==> flow/design.v <==
package typedefs;
parameter NUM_OPS  = 32;
parameter WIDTH_OP = $clog2(NUM_OPS);
typedef enum logic[WIDTH_OP-1:0] {ALU_ADD , ALU_SUB , ALU_NOT , ALU_AND , ALU_OR , ALU_XOR , ALU_SLL , ALU_SRL , ALU_SLA , ALU_SRA , EQ , GRT , GTU , GTE , LTE , GEU , LEU, ALU_BSL} alu_opcode_t;
typedef enum logic[5:0] {
    ADD   = 6'b000000,
    SUB   = 6'b000001,
    NOT   = 6'b000010,
    AND   = 6'b000011,
    OR    = 6'b000100,
    XOR   = 6'b000101,
    SLL   = 6'b000110,
    SRL   = 6'b000111,
    SRA   = 6'b001000,
    ADDI  = 6'b001001,
    LUI   = 6'b001010,
    ANDI  = 6'b001011,
    ORI   = 6'b001100,
    XORI  = 6'b001101,
    BEQ   = 6'b001110,
    BNE   = 6'b001111,
    BLT   = 6'b010000,
    BGT   = 6'b010001,
    BGE   = 6'b010010,
    BLE   = 6'b010011,
    BLTU  = 6'b010100,
    BGTU  = 6'b010101,
    BGEU  = 6'b010110,
    BLEU  = 6'b010111,
    JAL   = 6'b011000,
    LW    = 6'b011001,
    SW    = 6'b011010,
    LAD   = 6'b011011,
    LOA   = 6'b011100
} opcode_t;
endpackage
module Mux2x1
( 
  input  [15:0] a   ,
  input  [15:0] b   ,
  input  sel ,
  output [15:0] out 
);
logic [15:0] aux;
assign out = aux;
always_comb begin
        aux = (sel == 1'b1) ? b : a;
end
endmodule
module Reg
#(
    parameter WIDTH = 16
)
(
    input  [WIDTH-1:0]  in,
    input               clk,
    input               rst,
    output [WIDTH-1:0]  out
);
logic [WIDTH-1:0] aux;
assign out = aux;
always_ff @(posedge clk or negedge rst) begin
    if (!rst) begin
        aux <= '0;
    end
    else begin
        aux <= in;
    end
end
endmodule
module RegFile
#(
    parameter WIDTH = 16,
    parameter DEPTH = 32,
    parameter ADDR_SIZE = $clog2(DEPTH)
)
(
    input  [ADDR_SIZE-1:0] a1,
    input  [ADDR_SIZE-1:0] a2,
    input  [WIDTH-1:0]     wdata,
    input                  we,
    input                  clk,
    input                  rst,
    output [WIDTH-1:0]     rd1,
    output [WIDTH-1:0]     rd2
);
logic [WIDTH-1:0] file [DEPTH-1:0];  
logic [WIDTH-1:0] out1, out2;
assign rd1 = out1;
assign rd2 = out2;
always_comb begin
	out1 = file[a1];
	out2 = file[a2];
end
always_ff @(negedge clk or negedge rst) begin
    if (!rst) begin
        integer i;
        for (i = 0; i < DEPTH; i = i + 1) begin
            file[i] <= '0;
        end
    end else if (we) begin
        file[a2] <= wdata;
    end
end
endmodule
import typedefs::*;
module ALU
#(
    parameter WIDTH    = 16
)
(
    input  [WIDTH-1:0]    a     ,
    input  [WIDTH-1:0]    b     ,
    input  typedefs::alu_opcode_t       opcode,
    output [WIDTH-1:0]    out   ,
    output                comp
);
logic [WIDTH-1:0] aux_out;
logic             aux_comp;
assign out = aux_out;
assign comp = aux_comp;
always_comb begin
    case (opcode)
        ALU_ADD : begin
            aux_out = (a + b);
            aux_comp = '0;
        end
        ALU_SUB : begin
            aux_out = (a - b);
            aux_comp = '0;
        end
        ALU_NOT : begin
            aux_out = ~a;
            aux_comp = '0;
        end
        ALU_AND : begin
            aux_out = (a & b);
            aux_comp = '0;
        end
        ALU_OR  : begin
            aux_out = (a | b);
            aux_comp = '0;
        end
        ALU_XOR : begin
            aux_out = (a ^ b);
            aux_comp = '0;
        end
        ALU_SLL : begin
            aux_out = (a << b);
            aux_comp = '0;
        end
        ALU_SRL : begin
            aux_out = (a >> b);
            aux_comp = '0;
        end
        ALU_SLA : begin
            aux_out = (a <<< b);
            aux_comp = '0;
        end
        ALU_SRA : begin
            aux_out = (a >>> b);
            aux_comp = '0;
        end
        EQ  : begin
            aux_out = '0;
            aux_comp = (signed'(a) == signed'(b)) ? '1 : '0;
        end
        GRT : begin
            aux_out = '0;
            aux_comp = (signed'(a) > signed'(b)) ? '1 : '0;
        end
        GTU : begin
            aux_out = '0;
            aux_comp = (a > b) ? '1 : '0;
        end
        GTE : begin
            aux_out = '0;
            aux_comp = (signed'(a) >= signed'(b)) ? '1 : '0;
        end
        LTE : begin
            aux_out = '0;
            aux_comp = (signed'(a) <= signed'(b)) ? '1 : '0;
        end
        GEU : begin
            aux_out = '0;
            aux_comp = (a >= b) ? '1 : '0;
        end
        LEU : begin
            aux_out = '0;
            aux_comp = (a <= b) ? '1 : '0;
        end
		  ALU_BSL : begin		 
            aux_out = (b << 8);
            aux_comp = '0;
        end
        default : begin
            aux_out = '0;
            aux_comp = '0;
        end
    endcase
end
endmodule
import typedefs::*;
module Controller
(
    input  logic        clk       ,
    input  typedefs::opcode_t     op        ,
    input  logic        comp      ,
    output logic        sel_PC    ,
    output logic        sum_imm   ,
    output logic        store_pc  ,
    output logic        reg_we    ,
    output logic        alu_imm   ,
    output typedefs::alu_opcode_t alu_ctrl  ,
    output logic        alu_bypass,
	 output logic			alu_feedback_in,
    output logic        mem_we    ,
    output logic        mem_bypass
);
always_comb begin
    case(op)
        ADD  : begin
            sel_PC     = '0;
            sum_imm    = '0;
            store_pc   = '0;
            reg_we     = '0;
            alu_imm    = '0;
            alu_ctrl   = ALU_ADD;
            alu_bypass = '0;
				alu_feedback_in = '0;
            mem_we     = '0;
            mem_bypass = '0;        
        end
        SUB  : begin
            sel_PC     = '0;
            sum_imm    = '0;
            store_pc   = '0;
            reg_we     = '0;
            alu_imm    = '0;
            alu_ctrl   = ALU_SUB;
            alu_bypass = '0;
				alu_feedback_in = '0;
            mem_we     = '0;
            mem_bypass = '0;        
        end
        NOT : begin
            sel_PC     = '0;
            sum_imm    = '0;
            store_pc   = '0;
            reg_we     = '0;
            alu_imm    = '0;
            alu_ctrl   = ALU_NOT;
            alu_bypass = '0;
				alu_feedback_in = '0;
            mem_we     = '0;
            mem_bypass = '0;        
        end
        AND  : begin
            sel_PC     = '0;
            sum_imm    = '0;
            store_pc   = '0;
            reg_we     = '0;
            alu_imm    = '0;
            alu_ctrl   = ALU_AND;
            alu_bypass = '0;
				alu_feedback_in = '0;
            mem_we     = '0;
            mem_bypass = '0;        
        end
        OR   : begin
            sel_PC     = '0;
            sum_imm    = '0;
            store_pc   = '0;
            reg_we     = '0;
            alu_imm    = '0;
            alu_ctrl   = ALU_OR;
            alu_bypass = '0;
				alu_feedback_in = '0;
            mem_we     = '0;
            mem_bypass = '0;        
        end
        XOR  : begin
            sel_PC     = '0;
            sum_imm    = '0;
            store_pc   = '0;
            reg_we     = '0;
            alu_imm    = '0;
            alu_ctrl   = ALU_XOR;
            alu_bypass = '0;
				alu_feedback_in = '0;
            mem_we     = '0;
            mem_bypass = '0;        
        end
        SLL  : begin
            sel_PC     = '0;
            sum_imm    = '0;
            store_pc   = '0;
            reg_we     = '0;
            alu_imm    = '0;
            alu_ctrl   = ALU_SLL;
            alu_bypass = '0;
				alu_feedback_in = '0;
            mem_we     = '0;
            mem_bypass = '0;        
        end
        SRL  : begin
            sel_PC     = '0;
            sum_imm    = '0;
            store_pc   = '0;
            reg_we     = '0;
            alu_imm    = '0;
            alu_ctrl   = ALU_SRL;
            alu_bypass = '0;
				alu_feedback_in = '0;
            mem_we     = '0;
            mem_bypass = '0;        
        end
        SRA  : begin
            sel_PC     = '0;
            sum_imm    = '0;
            store_pc   = '0;
            reg_we     = '0;
            alu_imm    = '0;
            alu_ctrl   = ALU_SRA;
            alu_bypass = '0;
				alu_feedback_in = '0;
            mem_we     = '0;
            mem_bypass = '0;        
        end
        ADDI : begin
            sel_PC     = '0;
            sum_imm    = '0;
            store_pc   = '0;
            reg_we     = '0;
            alu_imm    = '1;
            alu_ctrl   = ALU_ADD;
            alu_bypass = '0;
				alu_feedback_in = '1;
            mem_we     = '0;
            mem_bypass = '0;        
        end
        LUI  : begin
            sel_PC     = '0;
            sum_imm    = '0;
            store_pc   = '0;
            reg_we     = '0;
            alu_imm    = '1;
            alu_ctrl   = ALU_BSL;
            alu_bypass = '0;
				alu_feedback_in = '0;
            mem_we     = '0;
            mem_bypass = '0;        
        end
        ANDI : begin
            sel_PC     = '0;
            sum_imm    = '0;
            store_pc   = '0;
            reg_we     = '0;
            alu_imm    = '1;
            alu_ctrl   = ALU_AND;
            alu_bypass = '0;
				alu_feedback_in = '1;
            mem_we     = '0;
            mem_bypass = '0;        
        end
        ORI  : begin
            sel_PC     = '0;
            sum_imm    = '0;
            store_pc   = '0;
            reg_we     = '0;
            alu_imm    = '1;
            alu_ctrl   = ALU_OR;
            alu_bypass = '0;
				alu_feedback_in = '1;
            mem_we     = '0;
            mem_bypass = '0;        
        end
        XORI : begin
            sel_PC     = '0;
            sum_imm    = '0;
            store_pc   = '0;
            reg_we     = '0;
            alu_imm    = '1;
            alu_ctrl   = ALU_XOR;
            alu_bypass = '0;
				alu_feedback_in = '1;
            mem_we     = '0;
            mem_bypass = '0;        
        end
        BEQ  : begin
            sel_PC     = '0;
            if(comp == '1) 
                sum_imm = '1;
            else
                sum_imm = '0;
            store_pc   = '0;
            reg_we     = '0;
            alu_imm    = '0;
            alu_ctrl   = EQ;
				alu_feedback_in = '0;
            alu_bypass = '0;
            mem_we     = '0;
            mem_bypass = '0;
        end
        BNE  : begin
            sel_PC     = '0;
            if(comp == '0) 
                sum_imm = '1;
            else
                sum_imm = '0;
            store_pc   = '0;
            reg_we     = '0;
            alu_imm    = '0;
            alu_ctrl   = EQ;
				alu_feedback_in = '0;
            alu_bypass = '0;
            mem_we     = '0;
            mem_bypass = '0;
        end
        BGT  : begin
            sel_PC     = '0;
            if(comp == '1) 
                sum_imm = '1;
            else
                sum_imm = '0;
            store_pc   = '0;
            reg_we     = '0;
            alu_imm    = '0;
            alu_ctrl   = GRT;
				alu_feedback_in = '0;
            alu_bypass = '0;
            mem_we     = '0;
            mem_bypass = '0;
        end
        BLT  : begin
            sel_PC     = '0;
            if(comp == '0) 
                sum_imm = '1;
            else
                sum_imm = '0;
            store_pc   = '0;
            reg_we     = '0;
            alu_imm    = '0;
            alu_ctrl   = GRT;
				alu_feedback_in = '0;
            alu_bypass = '0;
            mem_we     = '0;
            mem_bypass = '0;
        end
        BGE  : begin
            sel_PC     = '0;
            if(comp == '1) 
                sum_imm = '1;
            else
                sum_imm = '0;
            store_pc   = '0;
            reg_we     = '0;
            alu_imm    = '0;
            alu_ctrl   = GTE;
				alu_feedback_in = '0;
            alu_bypass = '0;
            mem_we     = '0;
            mem_bypass = '0;
        end
        BLE : begin
            sel_PC     = '0;
            if(comp == '1) 
                sum_imm = '1;
            else
                sum_imm = '0;
            store_pc   = '0;
            reg_we     = '0;
            alu_imm    = '0;
            alu_ctrl   = LTE;
				alu_feedback_in = '0;
            alu_bypass = '0;
            mem_we     = '0;
            mem_bypass = '0;
        end
        BGTU : begin
            sel_PC     = '0;
            if(comp == '1) 
                sum_imm = '1;
            else
                sum_imm = '0;
            store_pc   = '0;
            reg_we     = '0;
            alu_imm    = '0;
            alu_ctrl   = GTU;
				alu_feedback_in = '0;
            alu_bypass = '0;
            mem_we     = '0;
            mem_bypass = '0;
        end
        BLTU : begin
            sel_PC     = '0;
            if(comp == '0) 
                sum_imm = '1;
            else
                sum_imm = '0;
            store_pc   = '0;
            reg_we     = '0;
            alu_imm    = '0;
            alu_ctrl   = GTU;
				alu_feedback_in = '0;
            alu_bypass = '0;
            mem_we     = '0;
            mem_bypass = '0;
        end
        BGEU : begin
            sel_PC     = '0;
            if(comp == '1) 
                sum_imm = '1;
            else
                sum_imm = '0;
            store_pc   = '0;
            reg_we     = '0;
            alu_imm    = '0;
            alu_ctrl   = GEU;
				alu_feedback_in = '0;
            alu_bypass = '0;
            mem_we     = '0;
            mem_bypass = '0;
        end
        BLEU : begin
            sel_PC     = '0;
            if(comp == '1) 
                sum_imm = '1;
            else
                sum_imm = '0;
            store_pc   = '0;
            reg_we     = '0;
            alu_imm    = '0;
            alu_ctrl   = LEU;
				alu_feedback_in = '0;
            alu_bypass = '0;
            mem_we     = '0;
            mem_bypass = '0;
        end
        JAL  : begin
            sel_PC     = '1;
            sum_imm    = '0;
            store_pc   = '1;
            reg_we     = '1;
            alu_imm    = '0;
            alu_ctrl   = ALU_ADD;
            alu_bypass = '0;
				alu_feedback_in = '0;
            mem_we     = '0;
            mem_bypass = '0;
        end
        LW   : begin
            sel_PC     = '0;
            sum_imm    = '0;
            store_pc   = '0;
            reg_we     = '1;
            alu_imm    = '0;
            alu_ctrl   = ALU_ADD;
            alu_bypass = '0;
				alu_feedback_in = '0;
            mem_we     = '0;
            mem_bypass = '0;
        end
        SW   : begin
            sel_PC     = '0;
            sum_imm    = '0;
            store_pc   = '0;
            reg_we     = '0;
            alu_imm    = '0;
            alu_ctrl   = ALU_ADD;
            alu_bypass = '0;
				alu_feedback_in = '0;
            mem_we     = '1;
            mem_bypass = '0;
        end
        LAD  : begin
            sel_PC     = '0;
            sum_imm    = '0;
            store_pc   = '0;
            reg_we     = '1;
            alu_imm    = '0;
            alu_ctrl   = ALU_ADD;
            alu_bypass = '0;
				alu_feedback_in = '0;
            mem_we     = '0;
            mem_bypass = '1;
        end
        LOA  : begin
            sel_PC     = '0;
            sum_imm    = '0;
            store_pc   = '0;
            reg_we     = '0;
            alu_imm    = '0;
            alu_ctrl   = ALU_ADD;
            alu_bypass = '1;
				alu_feedback_in = '0;
            mem_we     = '0;
            mem_bypass = '0;
        end
        default : begin
            sel_PC     = '0;
            sum_imm    = '0;
            store_pc   = '0;
            reg_we     = '0;
            alu_imm    = '0;
            alu_ctrl   = ALU_ADD;
            alu_bypass = '0;
				alu_feedback_in = '0;
            mem_we     = '0;
            mem_bypass = '0;
        end
    endcase
end
endmodule
import typedefs::*;
module SingleCycle_Top
(
	input				CLK	,
	input				RST	,
	output [9:0]	IMEM_ADDR	,
	input	 [15:0]	IMEM_RDATA	,
	output [9:0]	DMEM_ADDR	,
	output [15:0]	DMEM_WDATA	,
	output			DMEM_WE		,
	input	 [15:0]	DMEM_RDATA
);
	wire [15:0] sel_pc_out;
	wire [15:0] pc_out;
	wire [15:0] im_out;
	wire [15:0] alu_in;
	wire [15:0] rd1;
	wire [15:0] rd2;
	wire [15:0] alu_imm_out;
	wire [15:0] alu_out;
	wire [15:0] alu_bypass_out;
	wire [15:0] aux_out;
	wire [15:0] mem_out;
	wire [15:0] mem_bypass_out;
	wire [15:0] store_pc_out;
	wire [15:0] sum_imm_out;
	wire               comp;
	wire               sel_pc;    
	wire               sum_imm;   
	wire               store_pc;  
	wire               reg_we;    
	wire               alu_imm;   
	typedefs::alu_opcode_t alu_ctrl;  
	wire               alu_bypass;
	wire					 alu_feedback_in;
	wire               mem_we;    
	wire               mem_bypass;
	Controller control_block(
		.clk(CLK), 
		.op(typedefs::opcode_t'(im_out[15:10])), 
		.comp(comp), 
		.sel_PC(sel_pc), 
		.sum_imm(sum_imm), 
		.store_pc(store_pc), 
		.reg_we(reg_we), 
		.alu_imm(alu_imm), 
		.alu_ctrl(alu_ctrl), 
		.alu_bypass(alu_bypass),
		.alu_feedback_in(alu_feedback_in),
		.mem_we(mem_we), 
		.mem_bypass(mem_bypass)
	);
	Mux2x1 feedback_mux(
		.a(rd1), 
		.b(aux_out), 
		.sel(alu_feedback_in), 
		.out(alu_in)
	);
	Mux2x1 pc_mux(
		.a(pc_out + sum_imm_out), 
		.b(aux_out), 
		.sel(sel_pc), 
		.out(sel_pc_out)
	);
	Mux2x1 sum_imm_mux(
		.a(16'h1), 
		.b(aux_out), 
		.sel(sum_imm), 
		.out(sum_imm_out)
	);
	Reg pc(
		.in(sel_pc_out), 
		.clk(CLK),
		.rst(RST), 
		.out(pc_out)
	);
	assign IMEM_ADDR = pc_out[9:0];
	assign im_out    = IMEM_RDATA;
	RegFile reg_file(
		.a1(im_out[9:5]), 
		.a2(im_out[4:0]), 
		.wdata(store_pc_out), 
		.we(reg_we), 
		.clk(CLK),
		.rst(RST),
		.rd1(rd1), 
		.rd2(rd2)
	);
	Mux2x1 alu_imm_mux(
		.a(rd2), 
		.b({8'h0, im_out[7:0]}), 
		.sel(alu_imm), 
		.out(alu_imm_out)
	);
	ALU my_alu(
		.a(alu_in), 
		.b(alu_imm_out), 
		.opcode(alu_ctrl), 
		.out(alu_out), 
		.comp(comp)
	);
	Mux2x1 alu_bypass_mux(
		.a(alu_out), 
		.b(alu_imm_out), 
		.sel(alu_bypass), 
		.out(alu_bypass_out)
	);
	Reg aux(
		.in(alu_bypass_out), 
		.clk(CLK), 
		.rst(RST),
		.out(aux_out)
	);
	assign DMEM_ADDR  = aux_out[9:0];
	assign DMEM_WDATA = rd2;
	assign DMEM_WE    = mem_we;
	assign mem_out    = DMEM_RDATA;
	Mux2x1 mem_bypass_mux(
		.a(mem_out), 
		.b(aux_out), 
		.sel(mem_bypass), 
		.out(mem_bypass_out)
	);
	Mux2x1 store_pc_mux(
		.a(mem_bypass_out), 
		.b(pc_out), 
		.sel(store_pc), 
		.out(store_pc_out)
	);
endmodule
**From RTL to reports: SingleCycle_Top**

The steps from the RTL of SingleCycle_Top to its reports follow in flow order.
Line numbers count from 1 in the design file above.
Operators: Yosys type, input widths -> output width; for muxes data width and select width s.
Cell names lack the library's common part.
The mark -- stands for no value.

- Design top: SingleCycle_Top
- Clock input: CLK
- Library: sky130hd
- Library corner: tt_025C_1v80

**Word-level counts**

Counts by Yosys on the flattened word-level netlist (proc, flatten, opt, wreduce). Print and check cells are left out.

- Register bits after elaboration: 544
- Input bits: 34
- Output and inout port bits: 37
- Elaborated cells: 234

- Add/subtract/negate cells: 3
- $lt $le $gt $ge: 6
- Eq/ne operators: 108
- Shift-type cells: 4
- Mux-type cells: 29
- Bitwise logic cells: 4
- Reductions and logical operators: 46

Operators by type and width:

| kind | number |
|---|---|
| $pmux 16 s32 | 2 |
| $pmux 16 s11 | 1 |
| $eq 5x5->1 const B | 34 |
| $eq 5x4->1 const B | 24 |
| $mux 16 | 7 |
| $pmux 5 s16 | 1 |
| $eq 6x5->1 const B | 13 |
| $reduce_and 2->1 | 32 |
| $eq 5x3->1 const B | 12 |
| $eq 6x4->1 const B | 8 |
| $add 16x16->16 | 2 |
| $ge 16x16->1 | 2 |
| $gt 16x16->1 | 2 |
| $le 16x16->1 | 2 |
| $eq 5x2->1 const B | 6 |
| $eq 6x3->1 const B | 4 |
| $sub 16x16->16 | 1 |
| $eq 16x16->1 | 1 |
| $and 16x16->16 | 1 |
| $or 16x16->16 | 1 |
| $xor 16x16->16 | 1 |
| $shl 16x16->16 | 1 |
| $shr 16x16->16 | 1 |
| $sshl 16x16->16 | 1 |
| $sshr 16x16->16 | 1 |
| $not 16->16 | 1 |
| $mux 1 | 16 |
| $eq 5x1->1 const B | 3 |

Not listed: further kinds 10, cells in them 19.

**Depth**

Depth = most cells in a row (Yosys ltp): at word level without a register or memory, in the mapped netlist without a sequential cell, where the memories' decode and read muxes count.

- Depth after elaboration: 12
- ABC_AREA: 1
- Gate-level depth with buffers: 51
- Gate-level depth less buffers: 50

**Synthesis result**

Source: synth_stat.txt of the flow (Yosys; design flattened, memories mapped). It holds for the ABC_AREA given above (unset counts as 0); a run with the other value may have another netlist.
Totals and module areas in this step are rounded.

- Standard cells after synthesis: 4,805
- Chip area (Yosys): 33,300 um2
- Sequential area: 13,610 um2
- Mapped flip-flops: 544
- Buffer cells: 310

Cells by type:

| cell type | number | total area (um2) |
|---|---|---|
| dfrtn_1 | 512 | 1.28E+04 |
| nand2_1 | 1,586 | 5,953.21 |
| o21ai_0 | 652 | 3,263.13 |
| nand3_1 | 343 | 1.72E+03 |
| inv_1 | 370 | 1.39E+03 |
| nor2_1 | 339 | 1,272.47 |
| nand4_1 | 143 | 894.608 |
| clkbuf_1 | 234 | 878.342 |
| dfrtp_1 | 32 | 800.768 |
| ha_1 | 63 | 788.256 |
| o22ai_1 | 102 | 638.112 |
| a21oi_1 | 67 | 335.322 |
| o2111ai_1 | 26 | 227.718 |
| a221oi_1 | 25 | 218.96 |
| a211oi_1 | 27 | 202.694 |
| o211ai_1 | 25 | 187.68 |
| buf_2 | 36 | 180.173 |
| buf_4 | 24 | 180.173 |

Not listed: further types 33, cells in them 199.

# Flow runs of SingleCycle_Top

Record of 3 stored runs of the RTL-to-layout flow on SingleCycle_Top, platform sky130hd. The runs are unordered. Constraints: input delay and output delay 20% of the set period each, output load 0.01 pF.
"total design power" rests on the timing tool's default activity at the inputs, not on a simulated workload.
Values from the reports are rounded here.

### Stored run 1

Settings: `ABC_AREA=1`, `CAP_MARGIN=30`, `CORE_ASPECT_RATIO=1.81`, `CORE_UTILIZATION=36`, `CTS_CLUSTER_SIZE=21`, `GPL_ROUTABILITY_DRIVEN=0`, `GPL_TIMING_DRIVEN=0`, `HOLD_SLACK_MARGIN=0.27`, `SLEW_MARGIN=25`, `TNS_END_PERCENT=75`, `period_ns=21.2`, `CORE_MARGIN=2`

No results, routing failed with GRT-0116.

### Stored run 2

Settings: `ABC_AREA=1`, `CAP_MARGIN=25`, `CORE_ASPECT_RATIO=1.81`, `CORE_MARGIN=8`, `CORE_UTILIZATION=36`, `CTS_CLUSTER_DIAMETER=389`, `CTS_CLUSTER_SIZE=21`, `GPL_ROUTABILITY_DRIVEN=0`, `GPL_TIMING_DRIVEN=0`, `HOLD_SLACK_MARGIN=0.27`, `SLEW_MARGIN=25`, `TNS_END_PERCENT=75`, `period_ns=21.2`

No results, routing failed with GRT-0116.

### Stored run 3

Settings: `ABC_AREA=1`, `CORE_ASPECT_RATIO=1.06`, `CORE_UTILIZATION=38`, `CTS_CLUSTER_SIZE=51`, `GPL_ROUTABILITY_DRIVEN=1`, `PLACE_DENSITY_LB_ADDON=0.04`, `SETUP_SLACK_MARGIN=-1.93`, `SLEW_MARGIN=35`, `period_ns=25.8`, `CAP_MARGIN=20`, `CORE_MARGIN=2`

- Lowest hold slack: 0.429 ns
- Setup slack of the worst path: 4.193 ns
- Netlist area reported by Yosys: 33,300 um2
- Full die area: 90,010 um2
- Standard-cell area after routing: 37,490 um2
- Total design power: 2,315 µW
- Utilization after layout: 0.433
- Setup TNS: 0.000 ns
